==> flow/design.v <==
module fix_mul(
	output reg overflow, 
	output reg [16-1:0] z, 
	input [16-1:0] a, b 
);
reg sign;
reg [16-1:0] abs_a, abs_b;
reg [2*16-1:0] abs_r_result;
always@(*) begin
	sign = a[16-1] ^ b[16-1];
	abs_a = a[16-1] ? ~a + 1 : a;
	abs_b = b[16-1] ? ~b + 1 : b;
	abs_r_result = abs_a[16-1:0] * abs_b[16-1:0];
	z = sign ? ~abs_r_result[16-1+10:10] + 1 : abs_r_result[16-1+10:10];
	if(abs_r_result[2*16-2:16-1+10] > 0) overflow = 1'b1;
	else overflow = 1'b0;
end
endmodule
module fix_div(
	output reg overflow, 
	output reg [16-1:0] z, 
	input [16-1:0] a, b 
);
reg sign;
reg [2*16-1:0] abs_a;
reg [16-1:0] abs_b;
reg [2*16-1:0] abs_r_result;
always@(*) begin
	sign = a[16-1] ^ b[16-1];
	abs_a[16-1:0] = 0;
	abs_a[16-1+10:10] = a[16-1] ? ~a + 1 : a;
	abs_a[2*16-1:16+10] = 0;
	abs_b = b[16-1] ? ~b + 1 : b;
	abs_r_result = abs_a[2*16-1:0] / {{16{1'b0}},abs_b[16-1:0]};
	z = sign ? ~abs_r_result[16-1:0] + 1 : abs_r_result[16-1:0];
	if(abs_r_result[2*16-2:16] > 0 || abs_b == 0) overflow = 1'b1;
	else overflow = 1'b0;
end
endmodule
module fix_add(
	output reg overflow, 
	output reg [16-1:0] z, 
	input [16-1:0] a, b 
);
reg [16:0] ext_a, ext_b, r_result;
always@(*) begin
	ext_a = {a[16-1],a};
	ext_b = {b[16-1],b};
	r_result = ext_a + ext_b;
	z = r_result[16-1:0];
	if(r_result[16] != r_result[16-1]) overflow = 1'b1;
	else overflow = 1'b0;
end
endmodule
module fix_mac(	 
	output overflow, 
	output [16-1:0] z, 
	input [16-1:0] a, b, c 
);
wire u_fix_mul_overflow;
wire [16-1:0] u_fix_mul_z;
fix_mul u_fix_mul(
	.overflow(u_fix_mul_overflow), 
	.z(u_fix_mul_z), 
	.a(a), .b(b) 
);
wire u_fix_add_overflow;
wire [16-1:0] u_fix_add_z;
fix_add u_fix_add(
	.overflow(u_fix_add_overflow), 
	.z(u_fix_add_z), 
	.a(u_fix_mul_z), .b(c) 
);
assign z = u_fix_add_z;
assign overflow = u_fix_mul_overflow | u_fix_add_overflow;
endmodule
module fix_sdc(	 
	output overflow, 
	output [16-1:0] z, 
	input [16-1:0] a, b, c 
);
wire [16-1:0] minus_b = ~b + 1;
wire u_fix_sub_overflow;
wire [16-1:0] u_fix_sub_z;
fix_add u_fix_sub(
	.overflow(u_fix_sub_overflow), 
	.z(u_fix_sub_z), 
	.a(a), .b(minus_b) 
);
wire u_fix_div_overflow;
wire [16-1:0] u_fix_div_z;
fix_div u_fix_div(
	.overflow(u_fix_div_overflow), 
	.z(u_fix_div_z), 
	.a(u_fix_sub_z), .b(c) 
);
assign z = u_fix_div_z;
assign overflow = u_fix_sub_overflow | u_fix_div_overflow;
endmodule
module fixu(
	output reg ack, 
	output reg overflow, 
	output reg [16-1:0] z, 
	input [16-1:0] a, b, c, 
	input fn, 
	input req, 
	input enable, 
	input rstn, clk 
);
reg [16-1:0] u_fix_mac_a, u_fix_mac_b, u_fix_mac_c;
wire [16-1:0] u_fix_mac_z;
wire u_fix_mac_overflow;
fix_mac u_fix_mac(
	.a(u_fix_mac_a), .b(u_fix_mac_b), .c(u_fix_mac_c), 
	.z(u_fix_mac_z), .overflow(u_fix_mac_overflow) 
);
reg [16-1:0] u_fix_sdc_a, u_fix_sdc_b, u_fix_sdc_c;
wire [16-1:0] u_fix_sdc_z;
wire u_fix_sdc_overflow;
fix_sdc u_fix_sdc(
	.a(u_fix_sdc_a), .b(u_fix_sdc_b), .c(u_fix_sdc_c), 
	.z(u_fix_sdc_z), .overflow(u_fix_sdc_overflow)
);
reg [1:0] req_d;
always@(negedge rstn or posedge clk) begin
	if(!rstn) req_d <= 2'b00;
	else if(enable) begin
		req_d[1] <= req_d[0];
		req_d[0] <= req;
	end
end
wire req_x = ^req_d;
reg [4:0] cnt;
always@(negedge rstn or posedge clk) begin
	if(!rstn) begin
		cnt <= 5'd0;
		ack <= 1'b0;
		z <= 0;
		overflow <= 1'b0;
	end
	else if(enable) begin
		if(cnt == 5'd0) begin
			if(req_x) begin
				case(fn)
					1'd0: begin
						cnt <= 5'd2;
						u_fix_mac_a <= a;
						u_fix_mac_b <= b;
						u_fix_mac_c <= c;
					end
					1'd1: begin
						cnt <= 5'd10;
						u_fix_sdc_a <= a;
						u_fix_sdc_b <= b;
						u_fix_sdc_c <= c;
					end
					default: begin
						u_fix_mac_a <= u_fix_mac_a;
						u_fix_mac_b <= u_fix_mac_b;
						u_fix_mac_c <= u_fix_mac_c;
						u_fix_sdc_a <= u_fix_sdc_a;
						u_fix_sdc_b <= u_fix_sdc_b;
						u_fix_sdc_c <= u_fix_sdc_c;
					end
				endcase
			end
		end
		else begin
			cnt <= cnt - 5'd1;
			if(cnt == 5'd1) begin
				ack <= ~ack;
				case(fn)
					1'd0: begin
						z <= u_fix_mac_z;
						overflow <= u_fix_mac_overflow;
					end
					1'd1: begin
						z <= u_fix_sdc_z;
						overflow <= u_fix_sdc_overflow;
					end
					default: begin
						z <= z;
						overflow <= overflow;
					end
				endcase
			end
		end
	end
end
endmodule
module fix_hpf_table(
	input sel_hpf_0p008, sel_hpf_0p002, sel_hpf_0p00025, 
	output [15:0] hpf_b1, hpf_b2, 
	output [15:0] hpf_a1, hpf_a2
);
assign hpf_b1 = sel_hpf_0p008 ? 16'd732		: sel_hpf_0p002 ? 16'd931	: sel_hpf_0p00025 ? 16'd1011	: 16'd1024;
assign hpf_b2 = sel_hpf_0p008 ? -16'd732	: sel_hpf_0p002 ? -16'd931	: sel_hpf_0p00025 ? -16'd1011	: 16'd1024;
assign hpf_a1 = sel_hpf_0p008 ? -16'd1024	: sel_hpf_0p002 ? -16'd1024	: sel_hpf_0p00025 ? -16'd1024	: 16'd1024;
assign hpf_a2 = sel_hpf_0p008 ? 16'd441		: sel_hpf_0p002 ? 16'd838	: sel_hpf_0p00025 ? 16'd998		: 16'd1024;
endmodule
module fix_lpf_table(
	input sel_lpf_0p1875, sel_lpf_0p325, sel_lpf_0p75, 
	output [15:0] lpf_b1, lpf_b2, lpf_b3, lpf_b4, lpf_b5, lpf_b6, 
	output [15:0] lpf_a1, lpf_a2, lpf_a3, lpf_a4, lpf_a5, lpf_a6
);
assign lpf_b1 = sel_lpf_0p1875 ? 16'd30		: sel_lpf_0p325 ? 16'd54	: sel_lpf_0p75 ? 16'd321	: 16'd1024;
assign lpf_b2 = sel_lpf_0p1875 ? -16'd55	: sel_lpf_0p325 ? -16'd3	: sel_lpf_0p75 ? 16'd1362	: 16'd1024;
assign lpf_b3 = sel_lpf_0p1875 ? 16'd33		: sel_lpf_0p325 ? 16'd56	: sel_lpf_0p75 ? 16'd2518	: 16'd1024;
assign lpf_b4 = sel_lpf_0p1875 ? 16'd33		: sel_lpf_0p325 ? 16'd56	: sel_lpf_0p75 ? 16'd2518	: 16'd1024;
assign lpf_b5 = sel_lpf_0p1875 ? -16'd55	: sel_lpf_0p325 ? -16'd3	: sel_lpf_0p75 ? 16'd1362	: 16'd1024;
assign lpf_b6 = sel_lpf_0p1875 ? 16'd30		: sel_lpf_0p325 ? 16'd54	: sel_lpf_0p75 ? 16'd321	: 16'd1024;
assign lpf_a1 = sel_lpf_0p1875 ? 16'd1024	: sel_lpf_0p325 ? 16'd1024	: sel_lpf_0p75 ? 16'd1024	: 16'd1024;
assign lpf_a2 = sel_lpf_0p1875 ? -16'd3507	: sel_lpf_0p325 ? -16'd2266	: sel_lpf_0p75 ? 16'd2270	: 16'd1024;
assign lpf_a3 = sel_lpf_0p1875 ? 16'd5000	: sel_lpf_0p325 ? 16'd2479	: sel_lpf_0p75 ? 16'd2647	: 16'd1024;
assign lpf_a4 = sel_lpf_0p1875 ? -16'd3656	: sel_lpf_0p325 ? -16'd1413	: sel_lpf_0p75 ? 16'd1729	: 16'd1024;
assign lpf_a5 = sel_lpf_0p1875 ? 16'd1366	: sel_lpf_0p325 ? 16'd444	: sel_lpf_0p75 ? 16'd631	: 16'd1024;
assign lpf_a6 = sel_lpf_0p1875 ? -16'd206	: sel_lpf_0p325 ? -16'd53	: sel_lpf_0p75 ? 16'd100	: 16'd1024;
endmodule
module fix_audio_ns(
	output reg ack, 
	output reg overflow, 
	output reg [16-1:0] tx_data, 
	input [16-1:0] rx_data, 
	input [16+16+16+4-1:0] conf, 
	input req, 
	input enable, 
	input rstn, clk 
);
reg [5:0] cst;
localparam
	st_error = (53^(53>>1)),
	st_done = (52^(52>>1)),
	st_vol = (51^(51>>1)), st_load_vol = (50^(50>>1)),
	st_vol_idle = (49^(49>>1)),
	st_kal_update_eec = (48^(48>>1)), st_kal_update_load_eec = (47^(47>>1)),
	st_kal_update_es = (46^(46>>1)), st_kal_update_load_es = (45^(45>>1)),
	st_kal_update_k = (44^(44>>1)),
	st_kal_update_k_load = (43^(43>>1)), st_kal_update_k_1 = (42^(42>>1)),
	st_kal_idle = (40^(40>>1)),
	st_lpf_y0 = (38^(38>>1)), st_lpf_a1 = (37^(37>>1)), 
	st_lpf_a6 = (36^(36>>1)), st_lpf_load_a6 = (35^(35>>1)), 
	st_lpf_a5 = (34^(34>>1)), st_lpf_load_a5 = (33^(33>>1)), 
	st_lpf_a4 = (32^(32>>1)), st_lpf_load_a4 = (31^(31>>1)), 
	st_lpf_a3 = (30^(30>>1)), st_lpf_load_a3 = (29^(29>>1)), 
	st_lpf_a2 = (28^(28>>1)), st_lpf_load_a2 = (27^(27>>1)), 
	st_lpf_b6 = (26^(26>>1)), st_lpf_load_b6 = (25^(25>>1)), 
	st_lpf_b5 = (24^(24>>1)), st_lpf_load_b5 = (23^(23>>1)), 
	st_lpf_b4 = (22^(22>>1)), st_lpf_load_b4 = (21^(21>>1)), 
	st_lpf_b3 = (20^(20>>1)), st_lpf_load_b3 = (19^(19>>1)), 
	st_lpf_b2 = (18^(18>>1)), st_lpf_load_b2 = (17^(17>>1)), 
	st_lpf_b1 = (16^(16>>1)), st_lpf_load_b1 = (15^(15>>1)), 
	st_lpf_shift = (14^(14>>1)),
	st_hpf_y0 = (13^(13>>1)),
	st_hpf_a1 = (12^(12>>1)), st_hpf_load_a1 = (11^(11>>1)), 
	st_hpf_a2 = (10^(10>>1)), st_hpf_load_a2 = (09^(09>>1)), 
	st_hpf_b2 = (08^(08>>1)), st_hpf_load_b2 = (07^(07>>1)), 
	st_hpf_b1 = (06^(06>>1)), st_hpf_load_b1 = (05^(05>>1)), 
	st_hpf_shift = (04^(04>>1)),
	st_in_vol = (03^(03>>1)), st_load_in_vol = (02^(02>>1)),
	st_in_vol_idle = (01^(01>>1)),
	st_idle = (00^(00>>1));
wire [1:0] sel_hpf = conf[1:0];
wire sel_hpf_0p008 = sel_hpf == 2'b11;
wire sel_hpf_0p002 = sel_hpf == 2'b10;
wire sel_hpf_0p00025 = sel_hpf == 2'b01;
wire disable_hpf = sel_hpf == 2'b00;
wire [15:0] hpf_b1, hpf_b2, hpf_a1, hpf_a2;
fix_hpf_table u_fix_hpf_table(
	sel_hpf_0p008, sel_hpf_0p002, sel_hpf_0p00025, 
	hpf_b1, hpf_b2, 
	hpf_a1, hpf_a2
);
wire [1:0] sel_lpf = conf[3:2];
wire sel_lpf_0p75 = sel_lpf == 2'b01;
wire sel_lpf_0p325 = sel_lpf == 2'b10;
wire sel_lpf_0p1875 = sel_lpf == 2'b11;
wire disable_lpf = sel_lpf == 2'b00;
wire [15:0] lpf_b1, lpf_b2, lpf_b3, lpf_b4, lpf_b5, lpf_b6;
wire [15:0] lpf_a1, lpf_a2, lpf_a3, lpf_a4, lpf_a5, lpf_a6;
fix_lpf_table u_fix_lpf_table(
	sel_lpf_0p1875, sel_lpf_0p325, sel_lpf_0p75, 
	lpf_b1, lpf_b2, lpf_b3, lpf_b4, lpf_b5, lpf_b6, 
	lpf_a1, lpf_a2, lpf_a3, lpf_a4, lpf_a5, lpf_a6
);
wire [16-1:0] kal_pnc = conf[16+4-1:4];
wire disable_kal = kal_pnc == {16{1'b0}};
wire [16-1:0] kal_mnc = 16'd1024;
wire [16-1:0] vol = conf[16+16+4-1:16+4];
wire disable_vol = vol == 16'd1024;
wire [16-1:0] in_vol = conf[16+16+16+4-1:16+16+4];
wire disable_in_vol = in_vol == 16'd1024;
wire u_fixu_ack;
wire u_fixu_overflow;
wire [16-1:0] u_fixu_z;
reg [16-1:0] u_fixu_a, u_fixu_b, u_fixu_c;
reg u_fixu_fn;
reg u_fixu_req;
fixu u_fixu(
	.ack(u_fixu_ack), 
	.overflow(u_fixu_overflow), 
	.z(u_fixu_z), 
	.a(u_fixu_a), .b(u_fixu_b), .c(u_fixu_c), 
	.fn(u_fixu_fn), 
	.req(u_fixu_req), 
	.enable(enable), 
	.rstn(rstn), .clk(clk) 
);
reg [1:0] req_d, u_fixu_ack_d;
always@(negedge rstn or posedge clk) begin
	if(!rstn) begin
		req_d <= 2'b00;
		u_fixu_ack_d <= 2'b00;
	end
	else if(enable) begin
		req_d[1] <= req_d[0];
		req_d[0] <= req;
		u_fixu_ack_d[1] <= u_fixu_ack_d[0];
		u_fixu_ack_d[0] <= u_fixu_ack;
	end
end
wire req_x = ^req_d;
wire u_fixu_ack_x = ^u_fixu_ack_d;
reg [16-1:0] data;
reg [16-1:0] hpf_x0, hpf_x1;
reg [16-1:0] hpf_y0, hpf_y1;
reg [16-1:0] lpf_x0, lpf_x1, lpf_x2, lpf_x3, lpf_x4, lpf_x5;
reg [16-1:0] lpf_y0, lpf_y1, lpf_y2, lpf_y3, lpf_y4, lpf_y5;
reg [15:0] kal_k, kal_es, kal_eec;
wire [15:0] kal_es_nst = kal_es;
wire [15:0] kal_eec_nst = kal_eec + kal_pnc;
always@(negedge rstn or posedge clk) begin
	if(!rstn) begin
		cst <= st_idle;
		data <= 0;
		u_fixu_fn <= 1'b0;
		u_fixu_req <= 1'b0;
		u_fixu_a <= 0;
		u_fixu_b <= 0;
		u_fixu_c <= 0;
		hpf_x0 <= 0; hpf_x1 <= 0;
		hpf_y0 <= 0; hpf_y1 <= 0;
		lpf_x0 <= 0; lpf_x1 <= 0; lpf_x2 <= 0; lpf_x3 <= 0; lpf_x4 <= 0; lpf_x5 <= 0;
		lpf_y0 <= 0; lpf_y1 <= 0; lpf_y2 <= 0; lpf_y3 <= 0; lpf_y4 <= 0; lpf_y5 <= 0;
		kal_k <= 0; kal_es <= 0; kal_eec <= 0;
		overflow <= 1'b0;
		ack <= 1'b0;
	end
	else if(enable) begin
		case(cst)
			st_idle: 
				if(req_x) begin
					cst <= st_in_vol_idle;
					data <= rx_data;
					overflow <= 1'b0;
				end
			st_in_vol_idle: begin
				if(disable_in_vol) cst <= st_hpf_shift;
				else cst <= st_load_in_vol;
			end
			st_load_in_vol: begin
				cst <= st_in_vol;
				u_fixu_fn <= 1'b0;
				u_fixu_req <= ~u_fixu_req;
				u_fixu_a <= data;
				u_fixu_b <= in_vol;
				u_fixu_c <= 0;
			end
			st_in_vol:
				if(u_fixu_ack_x) begin
					if(u_fixu_overflow) cst <= st_error;
					else begin
						cst <= st_hpf_shift;
						data <= u_fixu_z;
					end
				end
			st_hpf_shift: begin
				if(disable_hpf) cst <= st_lpf_shift;
				else cst <= st_hpf_load_b1;
				hpf_x0 <= data; hpf_x1 <= hpf_x0;
				hpf_y1 <= hpf_y0;
			end
			st_hpf_load_b1: begin
				cst <= st_hpf_b1;
				u_fixu_fn <= 1'b0;
				u_fixu_req <= ~u_fixu_req;
				u_fixu_a <= hpf_b1;
				u_fixu_b <= hpf_x0;
				u_fixu_c <= 0;
			end
			st_hpf_b1: 
				if(u_fixu_ack_x) begin
					if(u_fixu_overflow) cst <= st_error;
					else cst <= st_hpf_load_b2;
				end
			st_hpf_load_b2: begin
				cst <= st_hpf_b2;
				u_fixu_fn <= 1'b0;
				u_fixu_req <= ~u_fixu_req;
				u_fixu_a <= hpf_b2;
				u_fixu_b <= hpf_x1;
				u_fixu_c <= u_fixu_z;
			end
			st_hpf_b2: 
				if(u_fixu_ack_x) begin
					if(u_fixu_overflow) cst <= st_error;
					else begin
						cst <= st_hpf_load_a2;
						data <= u_fixu_z;
					end
				end
			st_hpf_load_a2: begin
				cst <= st_hpf_a2;
				u_fixu_fn <= 1'b0;
				u_fixu_req <= ~u_fixu_req;
				u_fixu_a <= hpf_a2;
				u_fixu_b <= hpf_y1;
				u_fixu_c <= 0;
			end
			st_hpf_a2: 
				if(u_fixu_ack_x) begin
					if(u_fixu_overflow) cst <= st_error;
					else cst <= st_hpf_load_a1;
				end
			st_hpf_load_a1: begin
				cst <= st_hpf_y0;
				u_fixu_fn <= 1'b1;
				u_fixu_req <= ~u_fixu_req;
				u_fixu_a <= data;
				u_fixu_b <= u_fixu_z;
				u_fixu_c <= hpf_a1;
			end
			st_hpf_y0: 
				if(u_fixu_ack_x) begin
					if(u_fixu_overflow) cst <= st_error;
					else begin
						cst <= st_lpf_shift;
						hpf_y0 <= u_fixu_z;
						data <= u_fixu_z;
					end
				end
			st_lpf_shift: begin
				if(disable_lpf) cst <= st_kal_idle;
				else cst <= st_lpf_load_b1;
				lpf_x0 <= data;
				lpf_x1 <= lpf_x0; lpf_x2 <= lpf_x1; lpf_x3 <= lpf_x2; lpf_x4 <= lpf_x3; lpf_x5 <= lpf_x4;
				lpf_y1 <= lpf_y0; lpf_y2 <= lpf_y1; lpf_y3 <= lpf_y2; lpf_y4 <= lpf_y3; lpf_y5 <= lpf_y4;
			end
			st_lpf_load_b1: begin
				cst <= st_lpf_b1;
				u_fixu_fn <= 1'b0;
				u_fixu_req <= ~u_fixu_req;
				u_fixu_a <= lpf_b1;
				u_fixu_b <= lpf_x0;
				u_fixu_c <= 0;
			end
			st_lpf_b1: 
				if(u_fixu_ack_x) begin
					if(u_fixu_overflow) cst <= st_error;
					else cst <= st_lpf_load_b2;
				end
			st_lpf_load_b2: begin
				cst <= st_lpf_b2;
				u_fixu_fn <= 1'b0;
				u_fixu_req <= ~u_fixu_req;
				u_fixu_a <= lpf_b2;
				u_fixu_b <= lpf_x1;
				u_fixu_c <= u_fixu_z;
			end
			st_lpf_b2: 
				if(u_fixu_ack_x) begin
					if(u_fixu_overflow) cst <= st_error;
					else cst <= st_lpf_load_b3;
				end
			st_lpf_load_b3: begin
				cst <= st_lpf_b3;
				u_fixu_fn <= 1'b0;
				u_fixu_req <= ~u_fixu_req;
				u_fixu_a <= lpf_b3;
				u_fixu_b <= lpf_x2;
				u_fixu_c <= u_fixu_z;
			end
			st_lpf_b3: 
				if(u_fixu_ack_x) begin
					if(u_fixu_overflow) cst <= st_error;
					else cst <= st_lpf_load_b4;
				end
			st_lpf_load_b4: begin
				cst <= st_lpf_b4;
				u_fixu_fn <= 1'b0;
				u_fixu_req <= ~u_fixu_req;
				u_fixu_a <= lpf_b4;
				u_fixu_b <= lpf_x3;
				u_fixu_c <= u_fixu_z;
			end
			st_lpf_b4: 
				if(u_fixu_ack_x) begin
					if(u_fixu_overflow) cst <= st_error;
					else cst <= st_lpf_load_b5;
				end
			st_lpf_load_b5: begin
				cst <= st_lpf_b5;
				u_fixu_fn <= 1'b0;
				u_fixu_req <= ~u_fixu_req;
				u_fixu_a <= lpf_b5;
				u_fixu_b <= lpf_x4;
				u_fixu_c <= u_fixu_z;
			end
			st_lpf_b5: 
				if(u_fixu_ack_x) begin
					if(u_fixu_overflow) cst <= st_error;
					else cst <= st_lpf_load_b6;
				end
			st_lpf_load_b6: begin
				cst <= st_lpf_b6;
				u_fixu_fn <= 1'b0;
				u_fixu_req <= ~u_fixu_req;
				u_fixu_a <= lpf_b6;
				u_fixu_b <= lpf_x5;
				u_fixu_c <= u_fixu_z;
			end
			st_lpf_b6: 
				if(u_fixu_ack_x) begin
					if(u_fixu_overflow) cst <= st_error;
					else begin
						cst <= st_lpf_load_a2;
						data <= u_fixu_z;
					end
				end
			st_lpf_load_a2: begin
				cst <= st_lpf_a2;
				u_fixu_fn <= 1'b0;
				u_fixu_req <= ~u_fixu_req;
				u_fixu_a <= lpf_a2;
				u_fixu_b <= lpf_y1;
				u_fixu_c <= 0;
			end
			st_lpf_a2: 
				if(u_fixu_ack_x) begin
					if(u_fixu_overflow) cst <= st_error;
					else cst <= st_lpf_load_a3;
				end
			st_lpf_load_a3: begin
				cst <= st_lpf_a3;
				u_fixu_fn <= 1'b0;
				u_fixu_req <= ~u_fixu_req;
				u_fixu_a <= lpf_a3;
				u_fixu_b <= lpf_y2;
				u_fixu_c <= u_fixu_z;
			end
			st_lpf_a3: 
				if(u_fixu_ack_x) begin
					if(u_fixu_overflow) cst <= st_error;
					else cst <= st_lpf_load_a4;
				end
			st_lpf_load_a4: begin
				cst <= st_lpf_a4;
				u_fixu_fn <= 1'b0;
				u_fixu_req <= ~u_fixu_req;
				u_fixu_a <= lpf_a4;
				u_fixu_b <= lpf_y3;
				u_fixu_c <= u_fixu_z;
			end
			st_lpf_a4: 
				if(u_fixu_ack_x) begin
					if(u_fixu_overflow) cst <= st_error;
					else cst <= st_lpf_load_a5;
				end
			st_lpf_load_a5: begin
				cst <= st_lpf_a5;
				u_fixu_fn <= 1'b0;
				u_fixu_req <= ~u_fixu_req;
				u_fixu_a <= lpf_a5;
				u_fixu_b <= lpf_y4;
				u_fixu_c <= u_fixu_z;
			end
			st_lpf_a5: 
				if(u_fixu_ack_x) begin
					if(u_fixu_overflow) cst <= st_error;
					else cst <= st_lpf_load_a6;
				end
			st_lpf_load_a6: begin
				cst <= st_lpf_a6;
				u_fixu_fn <= 1'b0;
				u_fixu_req <= ~u_fixu_req;
				u_fixu_a <= lpf_a6;
				u_fixu_b <= lpf_y5;
				u_fixu_c <= u_fixu_z;
			end
			st_lpf_a6: 
				if(u_fixu_ack_x) begin
					if(u_fixu_overflow) cst <= st_error;
					else cst <= st_lpf_a1;
				end
			st_lpf_a1: begin
				cst <= st_lpf_y0;
				u_fixu_fn <= 1'b1;
				u_fixu_req <= ~u_fixu_req;
				u_fixu_a <= data;
				u_fixu_b <= u_fixu_z;
				u_fixu_c <= lpf_a1;
			end
			st_lpf_y0: 
				if(u_fixu_ack_x) begin
					if(u_fixu_overflow) cst <= st_error;
					else begin
						cst <= st_kal_idle;
						lpf_y0 <= u_fixu_z;
						data <= u_fixu_z;
					end
				end
			st_kal_idle: begin
				if(disable_kal) cst <= st_vol_idle;
				else cst <= st_kal_update_k_1;
			end
			st_kal_update_k_1: begin
				cst <= st_kal_update_k_load;
				kal_k <= kal_eec_nst + kal_mnc;
			end
			st_kal_update_k_load: begin
				cst <= st_kal_update_k;
				u_fixu_fn <= 1'b1;
				u_fixu_req <= ~u_fixu_req;
				u_fixu_a <= kal_eec_nst;
				u_fixu_b <= 0;
				u_fixu_c <= kal_k;
			end
			st_kal_update_k: 
				if(u_fixu_ack_x) begin
					if(u_fixu_overflow) cst <= st_error;
					else begin
						cst <= st_kal_update_load_es;
						kal_k <= u_fixu_z;
					end
				end
			st_kal_update_load_es: begin
				cst <= st_kal_update_es;
				u_fixu_fn <= 1'b0;
				u_fixu_req <= ~u_fixu_req;
				u_fixu_a <= kal_k;
				u_fixu_b <= data + (~kal_es_nst + 1);
				u_fixu_c <= kal_es_nst;
			end
			st_kal_update_es: 
				if(u_fixu_ack_x) begin
					if(u_fixu_overflow) cst <= st_error;
					else begin
						cst <= st_kal_update_load_eec;
						kal_es <= u_fixu_z;
					end
				end
			st_kal_update_load_eec: begin
				cst <= st_kal_update_eec;
				u_fixu_fn <= 1'b0;
				u_fixu_req <= ~u_fixu_req;
				u_fixu_a <= ~kal_k + 1;
				u_fixu_b <= kal_eec_nst;
				u_fixu_c <= kal_eec_nst;
			end
			st_kal_update_eec: 
				if(u_fixu_ack_x) begin
					if(u_fixu_overflow) cst <= st_error;
					else begin
						cst <= st_vol_idle;
						kal_eec <= u_fixu_z;
						data <= kal_es;
					end
				end
			st_vol_idle: begin
				if(disable_vol) cst <= st_done;
				else cst <= st_load_vol;
			end
			st_load_vol: begin
				cst <= st_vol;
				u_fixu_fn <= 1'b0;
				u_fixu_req <= ~u_fixu_req;
				u_fixu_a <= data;
				u_fixu_b <= vol;
				u_fixu_c <= 0;
			end
			st_vol:
				if(u_fixu_ack_x) begin
					if(u_fixu_overflow) cst <= st_error;
					else begin
						cst <= st_done;
						data <= u_fixu_z;
					end
				end
			st_error: begin
				cst <= st_done;
				overflow <= 1'b1;
			end
			st_done: begin
				cst <= st_idle;
				tx_data <= data;
				ack <= ~ack;
			end
			default: cst <= st_idle;
		endcase
	end
end
endmodule
# --- Reports on fix_audio_ns ---
# The steps from the RTL of fix_audio_ns to its reports follow in flow order.
# Line numbers count from 1 in the design file above.
# Operators: Yosys type, input widths -> output width; for muxes data width and select width s.
# Cell names lack the library's common part.
setup:
  design: "fix_audio_ns"
  clock: "clk"
  lib: "sky130hd"
  pvt_corner: "tt_025C_1v80"

# --- Word-level counts ---
# Source: Yosys, flattened and elaborated, memories not mapped. Widths are those after wreduce. Registers that Yosys merges into a memory's read port (data or address) are not register bits. Print and check cells do not count. Equal cells are merged and count once.
word_totals:
  reg_bits: 519
  latchBits: 0
  ramBits: 0
  mem_bits_ro: 0
  clocked_rd_ports_x_width: 0
  mem_count: 0
  in_bits: 72
  out_inout_bits: 18
  word_cells: 333
op_classes:
  add_sub_neg: 15
  multipliers: 1
  div: 1
  compare: 2
  equal: 88
  shifts: 0
  mux: 113
  logic: 19
  reduce_logical: 49
ops:
  columns: ["operator", "n"]
  rows:
  - ["$mux 16", 36]
  - ["$div 26x16->32", 1]
  - ["$mul 16x16->31", 1]
  - ["$pmux 16 s20", 1]
  - ["$pmux 6 s50", 1]
  - ["$pmux 16 s15", 1]
  - ["$mux 6", 36]
  - ["$add 16x1->16 const B", 9]
  - ["$not 16->16", 9]
  - ["$eq 6x6->1 const B", 20]
  - ["$pmux 16 s7", 1]
  - ["$eq 6x5->1 const B", 16]
  - ["$mux 11", 6]
  - ["$pmux 16 s2", 2]
  - ["$ne 2x2->1 const B", 25]
  - ["$pmux 16 s3", 1]
  - ["$mux 5", 9]
  - ["$eq 6x4->1 const B", 7]
  - ["$mux 12", 3]
  - ["$add 16x16->17", 2]
  - ["$eq 16x11->1 const B", 2]
  - ["$add 16x16->16", 2]
  - ["$logic_not 16->1", 2]
  - ["$eq 6x3->1 const B", 4]
  - ["$reduce_and 23->1", 1]
  - ["$reduce_or 21->1", 1]
  - ["$reduce_bool 20->1", 1]
  - ["$reduce_and 4->1", 5]
# Other operator kinds: 40; their cells: 83.

# --- Depth ---
# Longest topological path by Yosys (ltp), each cell counted once; first at word level (registers and memories cut), then after technology mapping (sequential cells cut; the memories' decode and read muxes count).
logic_depth:
  word_depth: 12
  abc_area: 0
  mapped_depth: 489
  depth_no_buf: 443

# --- Synthesis result ---
# Source: synth_stat.txt of the flow (Yosys; design flattened, memories mapped). It holds for the ABC_AREA given above (unset counts as 0); a run with the other value may have another netlist.
# The area totals of this step are shown rounded.
by_type:
  columns: ["type", "n"]
  rows:
  - ["dfrtp_1", 407]
  - ["ha_1", 563]
  - ["mux2_2", 356]
  - ["fa_1", 197]
  - ["edfxtp_1", 112]
  - ["nand2_1", 743]
  - ["xnor2_1", 293]
  - ["nor2_1", 656]
  - ["a21oi_1", 453]
  - ["o21ai_0", 413]
  - ["inv_1", 387]
  - ["xor2_1", 159]
  - ["a21o_1", 167]
  - ["nor3_1", 198]
  - ["o21a_1", 123]
  - ["o31ai_1", 114]
  - ["clkbuf_1", 221]
  - ["nand3_1", 139]
# Other cell types: 111; their cells: 1535.
mapped:
  mapped_cells: 7236
  mapped_area_um2: 60800
  ff_cells: 519
# By module: a second synthesis without flattening, with its own total; a netlist apart from the flattened one above.
hier_totals:
  hier_cells: 8246
  hier_area_um2: 66100
# Each row is one instance without its submodules.
by_module:
  columns: ["mod", "n_inst", "n_cells", "area_um2", "seq_area_um2"]
  rows:
  - ["fix_div", 1, 3762, 26000, 0.0]
  - ["fix_audio_ns", 1, 2620, 22700, 10000]
  - ["fix_mul", 1, 1196, 9660, 0.0]
  - ["fixu", 1, 190, 4150, 3510]
  - ["fix_add", 2, 87, 719, 0.0]
  - ["fix_lpf_table", 1, 196, 1430, 0.0]
  - ["fix_hpf_table", 1, 68, 487, 0.0]
  - ["fix_sdc", 1, 39, 300, 0.0]
  - ["fix_mac", 1, 1, 6.3, 0.0]

# --- Timing after synthesis ---
# Source: OpenSTA report_checks on the synthesized netlist (no wires, ideal clock, input and output delay 20% of the period each), path of least setup slack; recovery checks are left aside. Register names are those of the netlist, which keeps one name where synthesis merged equal registers.
synth_timing:
  path_type: "register -> register"
  start: "register u_fixu.u_fix_sdc_c[0]"
  end: "register u_fixu.z[14]"
  period_ps: 90000
  setup_time_ps: 135
  t_first_pin_ps: 0
  t_arrival_ps: 92622
  required_ps: 89865
  setup_slack_ps: -2757
  delay_ps: 92757
  path_stages: 468
  synth_period_reached_ps: 92757
# "delay_ps" = arrival - input delay + setup time.
# "path_stages" counts driving pins, that of a launching flip-flop among them; a cell with two outputs on the path counts twice.
# "synth_period_reached_ps" is the clock period less the worst setup slack; recovery checks do not enter. This is arithmetic on one report: input and output delays are still those of the set period (20% each).
# The rows between start and end are the longest chain of elaborated cells between them; the timing report does not say that the signal goes this way. Where chains are equally long, one stands for them.
# Each line given opens the expression or statement behind the cell; cells for indexed reads and writes are added by Yosys, which also makes memories of some case tables.
# At most two assigning lines are given for a register; there are more.
synth_between:
  cell_sequence: "edfxtp_1 clkbuf_1 clkbuf_1 inv_1 clkbuf_1 ha_1 nor3b_2 a41oi_1 xnor2_1 nand4_2 or3_1 buf_2 or3_1 nor2_1 ha_1 o31ai_1 o21ai_0 nand2b_1 [... 432 more ...] nor2_1 a21oi_1 ha_1 a21o_1 a21o_1 a21oi_1 o211ai_1 or3b_2 or4_1 nand4b_1 nor4_1 ha_1 nand3_1 nor2_1 a41oi_1 xor2_1 a21oi_1 o21ai_0"
  elab_chain_cells: 8
  cone_cells: 8
synth_rtl:
  columns: ["item", "line", "rtl"]
  rows:
  - ["start, declared", 117, "reg [16-1:0] u_fix_sdc_a, u_fix_sdc_b, u_fix_sdc_c;"]
  - ["start, assigned", 155, "u_fix_sdc_c <= c;"]
  - ["start, assigned", 163, "u_fix_sdc_c <= u_fix_sdc_c;"]
  - ["$not 16->16", 33, "abs_b = b[16-1] ? ~b + 1 : b;"]
  - ["$add 16x1->16", 33, null]
  - ["$mux 16", 33, null]
  - ["$div 26x16->32", 34, "abs_r_result = abs_a[2*16-1:0] / {{16{1'b0}},abs_b[16-1:0]};"]
  - ["$not 16->16", 35, "z = sign ? ~abs_r_result[16-1:0] + 1 : abs_r_result[16-1:0];"]
  - ["$add 16x1->16", 35, null]
  - ["$mux 16", 35, null]
  - ["$pmux 16 s2", 172, "case(fn)"]
  - ["end, assigned", 174, "z <= u_fix_mac_z;"]
  - ["end, assigned", 178, "z <= u_fix_sdc_z;"]
  - ["end, declared", 103, "output reg [16-1:0] z,"]

# --- Worst path after layout ---
# From the final timing report of run 1: the path of least setup slack in the routed layout; clock arrival at registers is part of the times.
# The path's times are printed in steps of 10 ps; the period is the one set.
layout_timing:
  path_type: "register -> register"
  start: "register u_fixu.u_fix_sdc_c[1]"
  end: "register u_fixu.z[14]"
  period_ps: 86200
  setup_time_ps: 130
  t_first_pin_ps: 620
  t_arrival_ps: 81940
  required_ps: 86670
  setup_slack_ps: 4730
  path_stages: 433
# The rows between start and end are the longest chain of elaborated cells between them; the timing report does not say that the signal goes this way. Where chains are equally long, one stands for them.
# At most two assigning lines are given for a register; there are more.
layout_between:
  cell_sequence: "edfxtp_1 inv_1 ha_2 or3b_2 o31ai_2 a32o_2 nor2_1 or3_1 or3_1 nor2_1 ha_2 o31ai_2 o21ai_1 nand2b_1 nor2_1 ha_1 o211a_1 a211oi_2 [... 397 more ...] clkbuf_16 mux2_2 ha_1 nand4_1 nor4_1 a21oi_1 o211ai_1 or3b_2 or4_1 nand4b_1 nor4_2 ha_2 nand3_4 nor2_4 a41oi_4 xor2_4 a21oi_1 o21ai_0"
  elab_chain_cells: 8
  cone_cells: 8
layout_rtl:
  columns: ["item", "line", "rtl"]
  rows:
  - ["start, declared", 117, "reg [16-1:0] u_fix_sdc_a, u_fix_sdc_b, u_fix_sdc_c;"]
  - ["start, assigned", 155, "u_fix_sdc_c <= c;"]
  - ["start, assigned", 163, "u_fix_sdc_c <= u_fix_sdc_c;"]
  - ["$not 16->16", 33, "abs_b = b[16-1] ? ~b + 1 : b;"]
  - ["$add 16x1->16", 33, null]
  - ["$mux 16", 33, null]
  - ["$div 26x16->32", 34, "abs_r_result = abs_a[2*16-1:0] / {{16{1'b0}},abs_b[16-1:0]};"]
  - ["$not 16->16", 35, "z = sign ? ~abs_r_result[16-1:0] + 1 : abs_r_result[16-1:0];"]
  - ["$add 16x1->16", 35, null]
  - ["$mux 16", 35, null]
  - ["$pmux 16 s2", 172, "case(fn)"]
  - ["end, assigned", 174, "z <= u_fix_mac_z;"]
  - ["end, assigned", 178, "z <= u_fix_sdc_z;"]
  - ["end, declared", 103, "output reg [16-1:0] z,"]

# Measured data: module fix_audio_ns, platform sky130hd, 2 stored runs of the flow under differing settings, order arbitrary. Input and output delays are each 20% of the period that was set; the output load is 0.01 pF.
# "period_reached_ps": clock period set for the run, less the worst setup slack. It is reckoned from that one timing run; input and output delays stay at 20% of the period that was set.
# "worst_path_ps" = time allowed to the worst setup path (clock period - input delay - output delay, where it has them) - its slack; a late launch clock adds to it, a late capture clock takes from it.
# "worst_path_ps" is given in steps of 10 ps.
# The results are shown rounded.
runs:
  - name: "run 1"
    settings:
      CORE_UTILIZATION: 42
      period_ns: 86.2
      CAP_MARGIN: 20
      CORE_MARGIN: 2
      SLEW_MARGIN: 20
    results:
      synth_chip_area_um2: 60800
      total_die_area_um2: 148000
      stdcell_area_um2: 69200
      fin_util_frac: 0.482
      ws_setup_ps: 4730
      tns_ps: 0
      fin_hold_ws_ps: 476
      period_reached_ps: 81467
      worst_path_ps: 81470
      timing.worst_path_kind: "register -> register"
  - name: "run 2"
    settings:
      ABC_AREA: 0
      CELL_PAD_IN_SITES_GLOBAL_PLACEMENT: 3
      CORE_MARGIN: 8
      CORE_UTILIZATION: 55
      CTS_CLUSTER_SIZE: 18
      GPL_ROUTABILITY_DRIVEN: 0
      GPL_TIMING_DRIVEN: 0
      MAX_ROUTING_LAYER: "met4"
      MIN_ROUTING_LAYER: "met2"
      PLACE_DENSITY_LB_ADDON: 0.07
      SLEW_MARGIN: 15
      TNS_END_PERCENT: 15
      period_ns: 69.3
      CAP_MARGIN: 20
    outcome: "incomplete, placement halted on FLW-0024"
